==> flow/design.v <==
module cordic_magphase #(
    parameter integer INPUT_WIDTH      = 16,
    parameter integer INT_WIDTH        = 32,
    parameter integer ITERATIONS       = 32,
    parameter integer GAIN_FRAC_BITS   = 28,
    parameter integer OUTPUT_FRAC_BITS = 14
) (
    input  wire                          clk,
    input  wire                          rst_n,
    input  wire                          start,
    input  wire signed [INPUT_WIDTH-1:0] x_in,
    input  wire signed [INPUT_WIDTH-1:0] y_in,
    output reg                           busy,
    output reg                           done,
    output reg  signed [INT_WIDTH-1:0]   magnitude,
    output reg  signed [INT_WIDTH-1:0]   phase
);
    localparam IDLE         = 2'd0;
    localparam ITERATE      = 2'd1;
    localparam POST_PROCESS = 2'd2;
    localparam DONE_STATE   = 2'd3;
    reg [1:0] state, state_next;
    reg signed [INT_WIDTH-1:0] x_reg, y_reg, x_next, y_next;
    reg signed [INT_WIDTH-1:0] z_reg, z_next;
    reg [5:0]                  iter_cnt, iter_cnt_next;
    reg signed [1:0] pi_correction, pi_correction_next;  
    localparam [31:0] PI_CONST32    = 32'h3243F6A8;  
    localparam [31:0] TWOPI_CONST32 = 32'h6487ED51;  
    localparam [31:0] K_INV32       = 32'd162600000;
    localparam signed [INT_WIDTH-1:0] PI_CONST    = {{(INT_WIDTH-32){PI_CONST32[31]}}, PI_CONST32};
    localparam signed [INT_WIDTH-1:0] TWOPI_CONST = {{(INT_WIDTH-32){TWOPI_CONST32[31]}}, TWOPI_CONST32};
    localparam signed [INT_WIDTH-1:0] K_INV       = {{(INT_WIDTH-32){K_INV32[31]}}, K_INV32};
    function signed [31:0] atan_lut;
        input [4:0] idx;
        begin
            case (idx)
                4'd0:  atan_lut = 32'sh0C90FDAA;
                4'd1:  atan_lut = 32'sh076B19C1;
                4'd2:  atan_lut = 32'sh03EB6EBF;
                4'd3:  atan_lut = 32'sh01FD5BA9;
                4'd4:  atan_lut = 32'sh00FFAAE0;
                4'd5:  atan_lut = 32'sh007FF55B;
                4'd6:  atan_lut = 32'sh003FFEA8;
                4'd7:  atan_lut = 32'sh001FFFDA;
                4'd8:  atan_lut = 32'sh000FFFEF;
                4'd9:  atan_lut = 32'sh0007FFFF;
                4'd10: atan_lut = 32'sh0003FFFF;
                4'd11: atan_lut = 32'sh0001FFFF;
                4'd12: atan_lut = 32'sh0000FFFF;
                4'd13: atan_lut = 32'sh00007FFF;
                4'd14: atan_lut = 32'sh00003FFF;
                4'd15: atan_lut = 32'sh00001FFF;  
                5'd16: atan_lut = 32'sh00000FFF;  
                5'd17: atan_lut = 32'sh000007FF;  
                5'd18: atan_lut = 32'sh000003FF;  
                5'd19: atan_lut = 32'sh000001FF;  
                5'd20: atan_lut = 32'sh000000FF;  
                5'd21: atan_lut = 32'sh0000007F;  
                5'd22: atan_lut = 32'sh0000003F;  
                5'd23: atan_lut = 32'sh0000001F;  
                5'd24: atan_lut = 32'sh0000000F;  
                5'd25: atan_lut = 32'sh00000007;  
                5'd26: atan_lut = 32'sh00000003;  
                5'd27: atan_lut = 32'sh00000001;  
                default: atan_lut = 32'sh00000000;  
            endcase
        end
    endfunction
    wire signed [47:0] mag_prod = x_reg * K_INV;  
    wire signed [INT_WIDTH-1:0] mag_corr = mag_prod >>> GAIN_FRAC_BITS;
    reg  signed [INT_WIDTH-1:0] phase_tmp;
    always @(posedge clk or negedge rst_n) begin
        if (!rst_n) begin
            state     <= IDLE;
            busy      <= 1'b0;
            done      <= 1'b0;
            x_reg     <= 0;
            y_reg     <= 0;
            z_reg     <= 0;
            iter_cnt  <= 0;
            magnitude <= 0;
            phase     <= 0;
            pi_correction <= 2'sd0;
        end else begin
            state    <= state_next;
            x_reg    <= x_next;
            y_reg    <= y_next;
            z_reg    <= z_next;
            iter_cnt <= iter_cnt_next;
            pi_correction <= pi_correction_next;
            busy     <= (state_next != IDLE) && (state_next != DONE_STATE);
            done     <= (state_next == DONE_STATE);
            if (state_next == DONE_STATE) begin
                magnitude <= ((mag_corr < 0) ? -mag_corr : mag_corr) << OUTPUT_FRAC_BITS;
                case (pi_correction)
                    -2'sd1: phase_tmp = z_next - PI_CONST;
                    2'sd0:  phase_tmp = z_next;
                    default: phase_tmp = z_next + PI_CONST;
                endcase
                if (phase_tmp > PI_CONST)
                    phase_tmp = phase_tmp - TWOPI_CONST;
                else if (phase_tmp < -PI_CONST)
                    phase_tmp = phase_tmp + TWOPI_CONST;
                phase <= phase_tmp;
            end
        end
    end
    always @* begin
        state_next          = state;
        x_next              = x_reg;
        y_next              = y_reg;
        z_next              = z_reg;
        iter_cnt_next       = iter_cnt;
        pi_correction_next  = pi_correction;
        case (state)
            IDLE, DONE_STATE: begin
                if (start) begin
                    x_next = {{(INT_WIDTH-INPUT_WIDTH){x_in[INPUT_WIDTH-1]}}, x_in};
                    y_next = {{(INT_WIDTH-INPUT_WIDTH){y_in[INPUT_WIDTH-1]}}, y_in};
                    if (x_next < 0) begin
                        x_next = -x_next;
                        y_next = -y_next;
                        pi_correction_next = (y_next >= 0) ? 2'sd1 : -2'sd1;
                    end else begin
                        pi_correction_next = 2'sd0;
                    end
                    z_next        = 0;
                    iter_cnt_next = 0;
                    state_next    = ITERATE;
                end else begin
                    state_next    = IDLE;
                end
            end
            ITERATE: begin
                if (iter_cnt < ITERATIONS) begin
                    if (y_reg >= 0) begin
                        x_next = x_reg + (y_reg >>> iter_cnt);
                        y_next = y_reg - (x_reg >>> iter_cnt);
                        z_next = z_reg + atan_lut(iter_cnt[4:0]);
                    end else begin
                        x_next = x_reg - (y_reg >>> iter_cnt);
                        y_next = y_reg + (x_reg >>> iter_cnt);
                        z_next = z_reg - atan_lut(iter_cnt[4:0]);
                    end
                    iter_cnt_next = iter_cnt + 1'b1;
                    if (iter_cnt == ITERATIONS-1)
                        state_next = POST_PROCESS;
                end else begin
                    state_next = POST_PROCESS;
                end
            end
            POST_PROCESS: begin
                state_next = DONE_STATE;
            end
            default: state_next = IDLE;
        endcase
    end
endmodule
--- tool output ---
From RTL to reports: cordic_magphase

Each step is given for the RTL above and for the edited RTL.
Lines under "original" count in the file above, lines under "edited" in the edited file.
"change": "edited" minus "original" as printed here.
Operators: Yosys type, input widths -> output width; for muxes data width and select width s.
Cell names lack the library's common part.
Not given: n/a

Design top: cordic_magphase
Clock port: clk
Library: sky130hd
Timing corner: tt_025C_1v80

The edit

Unified diff, file above to edited file.
This change comes from a script, not from a designer. The edited design behaves differently; no optimisation was intended.

```diff
@@ -96,5 +96,5 @@
                     -2'sd1: phase_tmp = z_next - PI_CONST;
                     2'sd0:  phase_tmp = z_next;
-                    default: phase_tmp = z_next + PI_CONST;
+                    default: phase_tmp = z_next ^ PI_CONST;
                 endcase
                 if (phase_tmp > PI_CONST)
```

Word level

Yosys after proc, flatten, opt, wreduce and memory -nomap, before mapping. Memory bits, and registers merged into a memory's read port (data or address), are not among the register bits. Print and check cells are not counted.
Yosys's memory passes give these memory sizes; they may raise the number of words (mostly to a power of two), join words into wider ones and drop unused or constant bits.

Word-level totals:

| item                            | original | edited | change |
| flip-flop bits (word level)     | 158      | 158    | 0 |
| bits in latches                 | 0        | 0      | 0 |
| memory bits (writable)          | 0        | 0      | 0 |
| memory bits (read-only)         | 1792     | 1792   | 0 |
| clocked read ports x word width | 0        | 0      | 0 |
| memories                        | 2        | 2      | 0 |
| input bits                      | 35       | 35     | 0 |
| output and inout bits           | 66       | 66     | 0 |
| word-level cells                | 91       | 91     | 0 |

Memory list:

| item                                    | original                 | edited |
| words x width with read and write ports | 32x28 r1 w0; 32x28 r1 w0 | 32x28 r1 w0; 32x28 r1 w0 |

Operators by class:

| item                             | original | edited | change |
| add/subtract/negate cells        | 14       | 13     | -1 |
| multiply operators               | 1        | 1      | 0 |
| divide/modulo/power cells        | 0        | 0      | 0 |
| order comparisons                | 7        | 7      | 0 |
| equal/unequal tests              | 9        | 9      | 0 |
| shifts and indexed selects       | 2        | 2      | 0 |
| muxes and demuxes                | 36       | 36     | 0 |
| bitwise operators                | 2        | 3      | +1 |
| reductions and logical operators | 8        | 8      | 0 |

Operator list:

| kind                   | original | edited | change |
| $add 32x31->32 const B | 1        | 0      | -1 |
| $not 15->15            | 0        | 1      | +1 |
| $mux 32                | 20       | 20     | 0 |
| $mux 2                 | 6        | 6      | 0 |
| $eq 2x2->1 const B     | 4        | 4      | 0 |
| $add 32x32->32         | 3        | 3      | 0 |
| $ne 2x2->1 const B     | 3        | 3      | 0 |
| $pmux 32 s2            | 3        | 3      | 0 |
| $sub 32x32->32         | 3        | 3      | 0 |
| $ge 32x1->1 const B    | 2        | 2      | 0 |
| $logic_not 2->1        | 2        | 2      | 0 |
| $mux 6                 | 2        | 2      | 0 |
| $neg 16->32            | 2        | 2      | 0 |
| $not 1->1              | 2        | 2      | 0 |
| $reduce_or 2->1        | 2        | 2      | 0 |
| $sshr 32x6->32         | 2        | 2      | 0 |
| $add 32x32->32 const B | 1        | 1      | 0 |
| $add 6x1->6 const B    | 1        | 1      | 0 |
| $eq 2x1->1 const B     | 1        | 1      | 0 |
| $eq 6x5->1 const B     | 1        | 1      | 0 |
| $gt 32x31->1 const B   | 1        | 1      | 0 |
| $logic_and 1x1->1      | 1        | 1      | 0 |
| $lt 16x1->1 const B    | 1        | 1      | 0 |
| $lt 20x1->1 const B    | 1        | 1      | 0 |
| $lt 32x31->1 const B   | 1        | 1      | 0 |
| $lt 6x6->1 const B     | 1        | 1      | 0 |
| $mul 32x23->42 const B | 1        | 1      | 0 |
| $mux 1                 | 1        | 1      | 0 |

Not every row of either side is listed.

Depth

Yosys ltp: most cells in a row. Word level: on the elaborated netlist, between registers, memories and ports. Mapped: between sequential cells and ports; inverters and the memories' decode and read muxes count.

Depth:

| item                          | original | edited | change |
| depth in word-level cells     | 14       | 14     | 0 |
| ABC_AREA                      | 0        | 0      | n/a |
| gate-level depth with buffers | 44       | 37     | -7 |
| gate-level depth less buffers | 36       | 31     | -5 |

After synthesis

Source: synth_stat.txt of the flow (Yosys; design flattened, memories mapped). It holds for the ABC_AREA given above (unset counts as 0); a run with the other value may have another netlist.

Cells by type:

| type    | original | edited | change |
| a21oi_1 | 275      | 232    | -43 |
| nand2_1 | 355      | 318    | -37 |
| ha_1    | 355      | 332    | -23 |
| a21o_1  | 72       | 49     | -23 |
| buf_1   | 16       | 35     | +19 |
| xor2_1  | 89       | 71     | -18 |
| nand4_1 | 14       | 32     | +18 |
| o21ai_0 | 209      | 225    | +16 |
| nand3_1 | 87       | 71     | -16 |
| and2_1  | 35       | 19     | -16 |
| o21ai_1 | 21       | 5      | -16 |
| mux2_2  | 27       | 42     | +15 |
| a31oi_1 | 52       | 40     | -12 |
| a22o_1  | 20       | 9      | -11 |
| o32ai_1 | 17       | 6      | -11 |
| mux2i_1 | 44       | 54     | +10 |
| nor2_1  | 257      | 266    | +9 |
| o31ai_1 | 27       | 35     | +8 |

Not every row of either side is listed.

Synthesis totals:

| item                              | original | edited  | change |
| cells in the netlist              | 3625     | 3470    | -155 |
| mapped area (um2)                 | 29866.1  | 28830.2 | -1035.9 |
| sequential part of the area (um2) | 4006.3   | 4006.3  | 0.0 |
| mapped flip-flops                 | 160      | 160     | 0 |
| buffers                           | 180      | 177     | -3 |

Worst setup path after synthesis

OpenSTA on the mapped netlist: ideal clock, no wires. The path of least setup slack (recovery checks aside). Input and output delay are each 20% of the period. Register names are those of the netlist, which keeps one name where synthesis merged equal registers.

Timing after synthesis:

| item                          | original                | edited                  | change |
| kind                          | input port to flip-flop | input port to flip-flop | n/a |
| start                         | in start                | in start                | n/a |
| end                           | reg phase[10]           | reg phase[1]            | n/a |
| clock period (ns)             | 20.0                    | 20.0                    | 0.0 |
| external input delay (ns)     | 4.000                   | 4.000                   | 0.000 |
| library setup time (ns)       | 0.125                   | 0.125                   | 0.000 |
| time at the first pin (ns)    | 4.000                   | 4.000                   | 0.000 |
| arrival (ns)                  | 8.812                   | 8.658                   | -0.154 |
| required time (ns)            | 19.875                  | 19.875                  | 0.000 |
| setup slack (ns)              | 11.064                  | 11.218                  | +0.154 |
| path delay (ns)               | 4.937                   | 4.783                   | -0.154 |
| stages on the path            | 23                      | 23                      | 0 |
| buffers on the path           | 5                       | 5                       | 0 |
| synthesis period reached (ns) | 8.936                   | 8.782                   | -0.154 |

"path delay" = arrival - input delay + setup time.
"stages on the path" counts driving pins, that of a launching flip-flop among them; a cell with two outputs on the path counts twice.
"synthesis period reached" is the clock period less the worst setup slack; recovery checks do not enter. This is arithmetic on one report: input and output delays are still those of the set period (20% each).
The rows between start and end are the longest chain of elaborated cells between them; the timing report does not say that the signal goes this way. Where chains are equally long, one stands for them.
A line is the first line of the expression or statement that the cell stems from. Yosys adds cells for indexed reads and writes and turns some case tables into memories.

On the way, after synthesis, original:
Cell sequence: or3b_1 > clkbuf_1 > and2_1 > clkbuf_1 > buf_1 > a22o_1 > ha_1 > nor2b_1 > o31a_1 > o2111ai_1 > a21oi_1 > o21a_1 > nor4b_1 > o21ai_0 > a22oi_1 > o2111ai_1 > a211o_1 > a31oi_2 > buf_4 > buf_2 > o32ai_1 > xnor2_1 > mux2_2
Cells in the longest elaborated chain: 8
Elaborated cells between the ends (all ways): 15
Those cells by class: add/sub: 4; compare: 2; eq/ne: 1; mux: 8

RTL lines, path after synthesis, original:

| item               | line | RTL |
| start: declaration | 10   | `input  wire                          start,` |
| $mux 32            | 117  | `if (start) begin` |
| $pmux 32 s3        | 115  | `case (state)` |
| $add 32x31->32     | 98   | `default: phase_tmp = z_next + PI_CONST;` |
| $pmux 32 s2        | 95   | `case (pi_correction)` |
| $mux 32            | 93   | `if (state_next == DONE_STATE) begin` |
| $add 32x32->32     | 103  | `phase_tmp = phase_tmp + TWOPI_CONST;` |
| $mux 32            | 102  | `else if (phase_tmp < -PI_CONST)` |
| $mux 32            | 100  | `if (phase_tmp > PI_CONST)` |
| end: assignment    | 82   | `phase     <= 0;` |
| end: assignment    | 104  | `phase <= phase_tmp;` |
| end: declaration   | 16   | `output reg  signed [INT_WIDTH-1:0]   phase` |

Some nets on the timed path still bear RTL names; the line given drives or declares the net.

Named nets, after synthesis, original:

| net       | line |
| z_next[5] | 115 |

On the way, after synthesis, edited:
Cell sequence: nand2b_1 > a21o_1 > buf_2 > buf_1 > clkbuf_1 > o2bb2ai_1 > inv_1 > ha_1 > o21bai_1 > a21oi_1 > o211ai_1 > a2111oi_4 > mux2i_1 > nor3_2 > nand3_1 > o311a_1 > a2111o_1 > a21o_1 > buf_6 > buf_6 > a211oi_1 > a21oi_1 > mux2_2
Cells in the longest elaborated chain: 8
Elaborated cells between the ends (all ways): 15
Those cells by class: add/sub: 3; compare: 2; eq/ne: 1; mux: 8; logic: 1

RTL lines, path after synthesis, edited:

| item               | line | RTL |
| start: declaration | 10   | `input  wire                          start,` |
| $mux 32            | 117  | `if (start) begin` |
| $pmux 32 s3        | 115  | `case (state)` |
| $sub 32x31->32     | 96   | `-2'sd1: phase_tmp = z_next - PI_CONST;` |
| $pmux 32 s2        | 95   | `case (pi_correction)` |
| $mux 32            | 93   | `if (state_next == DONE_STATE) begin` |
| $lt 32x31->1       | 102  | `else if (phase_tmp < -PI_CONST)` |
| $mux 32            | 102  |  |
| $mux 32            | 100  | `if (phase_tmp > PI_CONST)` |
| end: assignment    | 82   | `phase     <= 0;` |
| end: assignment    | 104  | `phase <= phase_tmp;` |
| end: declaration   | 16   | `output reg  signed [INT_WIDTH-1:0]   phase` |

Named nets, after synthesis, edited:

| net       | line |
| z_next[4] | 115 |

Worst path after layout

From the final timing report of the runs of pair 1: the path of least setup slack in the routed layout; clock arrival at registers is part of the times.

Timing post-layout:

| item                       | original               | edited                 | change |
| kind                       | flip-flop to flip-flop | flip-flop to flip-flop | n/a |
| start                      | reg iter_cnt[1]        | reg iter_cnt[1]        | n/a |
| end                        | reg phase[11]          | reg phase[12]          | n/a |
| clock period (ns)          | 10.7                   | 10.7                   | 0.0 |
| library setup time (ns)    | 0.07                   | 0.09                   | +0.02 |
| time at the first pin (ns) | 0.49                   | 0.50                   | +0.01 |
| arrival (ns)               | 9.27                   | 9.40                   | +0.13 |
| required time (ns)         | 11.13                  | 11.12                  | -0.01 |
| setup slack (ns)           | 1.86                   | 1.72                   | -0.14 |
| stages on the path         | 33                     | 26                     | -7 |
| buffers on the path        | 0                      | 0                      | 0 |

The rows between start and end are the longest chain of elaborated cells between them; the timing report does not say that the signal goes this way. Where chains are equally long, one stands for them.
A memory read counts as a cell of the chain, while the word-level depth stops at memories.

On the way, post-layout, original:
Cell sequence: dfrtp_2 > inv_1 > ha_1 > nor3_1 > a21oi_1 > nor3_1 > a21oi_1 > nor2_1 > and2_1 > a31o_2 > xor2_1 > ha_1 > nand3_1 > o221ai_2 > o22ai_1 > o311a_1 > o31a_1 > nor4_2 > ha_1 > a21oi_1 > nand2_1 > a21o_1 > and2_1 > o21ai_0 > o211a_1 > o31a_1 > xnor2_1 > nand2_1 > o21ai_2 > nand2_1 > a2111oi_0 > o21ai_0 > a31oi_1
Cells in the longest elaborated chain: 14
Elaborated cells between the ends (all ways): 29
Those cells by class: add/sub: 6; compare: 3; eq/ne: 2; mux: 16; memory: 2

RTL lines, path post-layout, original:

| item               | line | RTL |
| start: declaration | 25   | `reg [5:0]                  iter_cnt, iter_cnt_next;` |
| start: assignment  | 80   | `iter_cnt  <= 0;` |
| start: assignment  | 89   | `iter_cnt <= iter_cnt_next;` |
| $mem_v2 32x28      | 36   | `case (idx)` |
| $mux 32            | 136  | `if (y_reg >= 0) begin` |
| $mux 32            | 135  | `if (iter_cnt < ITERATIONS) begin` |
| $mux 32            | 115  | `case (state)` |
| $sub 32x32->32     | 143  | `z_next = z_reg - atan_lut(iter_cnt[4:0]);` |
| $mux 32            | 136  |  |
| $mux 32            | 135  |  |
| $pmux 32 s3        | 115  |  |
| $add 32x31->32     | 98   | `default: phase_tmp = z_next + PI_CONST;` |
| $pmux 32 s2        | 95   | `case (pi_correction)` |
| $mux 32            | 93   | `if (state_next == DONE_STATE) begin` |
| $lt 32x31->1       | 102  | `else if (phase_tmp < -PI_CONST)` |
| $mux 32            | 102  |  |
| $mux 32            | 100  | `if (phase_tmp > PI_CONST)` |
| end: assignment    | 82   | `phase     <= 0;` |
| end: assignment    | 104  | `phase <= phase_tmp;` |
| end: declaration   | 16   | `output reg  signed [INT_WIDTH-1:0]   phase` |

Some nets on the timed path still bear RTL names; the line given drives or declares the net.

Named nets, post-layout, original:

| net        | line |
| z_next[19] | 115 |

On the way, post-layout, edited:
Cell sequence: dfrtp_2 > inv_1 > ha_1 > or3_1 > a211oi_1 > a21o_1 > ha_1 > a31oi_1 > xnor2_1 > ha_1 > and3_1 > a221oi_1 > o211ai_1 > o21ai_1 > o21ai_0 > a221oi_2 > nand3_1 > o31ai_4 > a21oi_1 > nor3_1 > mux2i_1 > a41o_1 > o22a_1 > o21ai_0 > and3_1 > o31ai_1
Cells in the longest elaborated chain: 14
Elaborated cells between the ends (all ways): 29
Those cells by class: add/sub: 5; compare: 3; eq/ne: 2; mux: 16; logic: 1; memory: 2

RTL lines, path post-layout, edited:

| item               | line | RTL |
| start: declaration | 25   | `reg [5:0]                  iter_cnt, iter_cnt_next;` |
| start: assignment  | 80   | `iter_cnt  <= 0;` |
| start: assignment  | 89   | `iter_cnt <= iter_cnt_next;` |
| $mem_v2 32x28      | 36   | `case (idx)` |
| $mux 32            | 136  | `if (y_reg >= 0) begin` |
| $mux 32            | 135  | `if (iter_cnt < ITERATIONS) begin` |
| $mux 32            | 115  | `case (state)` |
| $sub 32x32->32     | 143  | `z_next = z_reg - atan_lut(iter_cnt[4:0]);` |
| $mux 32            | 136  |  |
| $mux 32            | 135  |  |
| $pmux 32 s3        | 115  |  |
| $sub 32x31->32     | 96   | `-2'sd1: phase_tmp = z_next - PI_CONST;` |
| $pmux 32 s2        | 95   | `case (pi_correction)` |
| $mux 32            | 93   | `if (state_next == DONE_STATE) begin` |
| $add 32x32->32     | 103  | `phase_tmp = phase_tmp + TWOPI_CONST;` |
| $mux 32            | 102  | `else if (phase_tmp < -PI_CONST)` |
| $mux 32            | 100  | `if (phase_tmp > PI_CONST)` |
| end: assignment    | 82   | `phase     <= 0;` |
| end: assignment    | 104  | `phase <= phase_tmp;` |
| end: declaration   | 16   | `output reg  signed [INT_WIDTH-1:0]   phase` |

Measured runs

Runs of the flow (Yosys, OpenROAD) on both versions; the two runs of a pair have the same settings. The constraints put input and output delay at 20% of the set period each and load the outputs with 0.01 pF.

Settings, pair 1:
CORE_UTILIZATION: 40
period_ns: 10.7
CAP_MARGIN: 20
CORE_MARGIN: 2
SLEW_MARGIN: 20

Results, pair 1:

| item                                                    | original | edited  | change |
| netlist area reported by Yosys (um2)                    | 29866.1  | 28830.2 | -1035.9 |
| total die area (um2)                                    | 76867.6  | 74239.9 | -2627.7 |
| area of the standard cells in the finished layout (um2) | 32229.7  | 31139.9 | -1089.8 |
| utilization after layout (%)                            | 43.4     | 43.6    | +0.2 |
| setup slack of the worst path (ns)                      | 1.860    | 1.718   | -0.142 |
| post-route setup TNS (ns)                               | 0.000    | 0.000   | 0.000 |
| lowest hold slack (ns)                                  | 0.491    | 0.481   | -0.010 |
| clock period reached (ns)                               | 8.840    | 8.982   | +0.142 |

Settings, pair 2:
ABC_AREA: 0
CELL_PAD_IN_SITES_DETAIL_PLACEMENT: 0
CELL_PAD_IN_SITES_GLOBAL_PLACEMENT: 1
CORE_ASPECT_RATIO: 1.08
CORE_UTILIZATION: 33
CTS_CLUSTER_DIAMETER: 352
HOLD_SLACK_MARGIN: -0.08
MIN_ROUTING_LAYER: met1
SLEW_MARGIN: 15
period_ns: 9.56
CAP_MARGIN: 20
CORE_MARGIN: 2

Results, pair 2:

| item                                                    | original | edited  | change |
| netlist area reported by Yosys (um2)                    | 29866.1  | 28830.2 | -1035.9 |
| total die area (um2)                                    | 92927.5  | 89746.1 | -3181.4 |
| area of the standard cells in the finished layout (um2) | 32580.0  | 31462.7 | -1117.3 |
| utilization after layout (%)                            | 36.4     | 36.4    | 0.0 |
| setup slack of the worst path (ns)                      | 0.909    | 1.111   | +0.202 |
| post-route setup TNS (ns)                               | 0.000    | 0.000   | 0.000 |
| lowest hold slack (ns)                                  | 0.503    | 0.484   | -0.019 |
| clock period reached (ns)                               | 8.651    | 8.449   | -0.202 |

By "clock period reached" is meant the clock period of the run minus its worst setup slack. This is arithmetic on one report: input and output delays are still those of the set period (20% each).
--- end ---
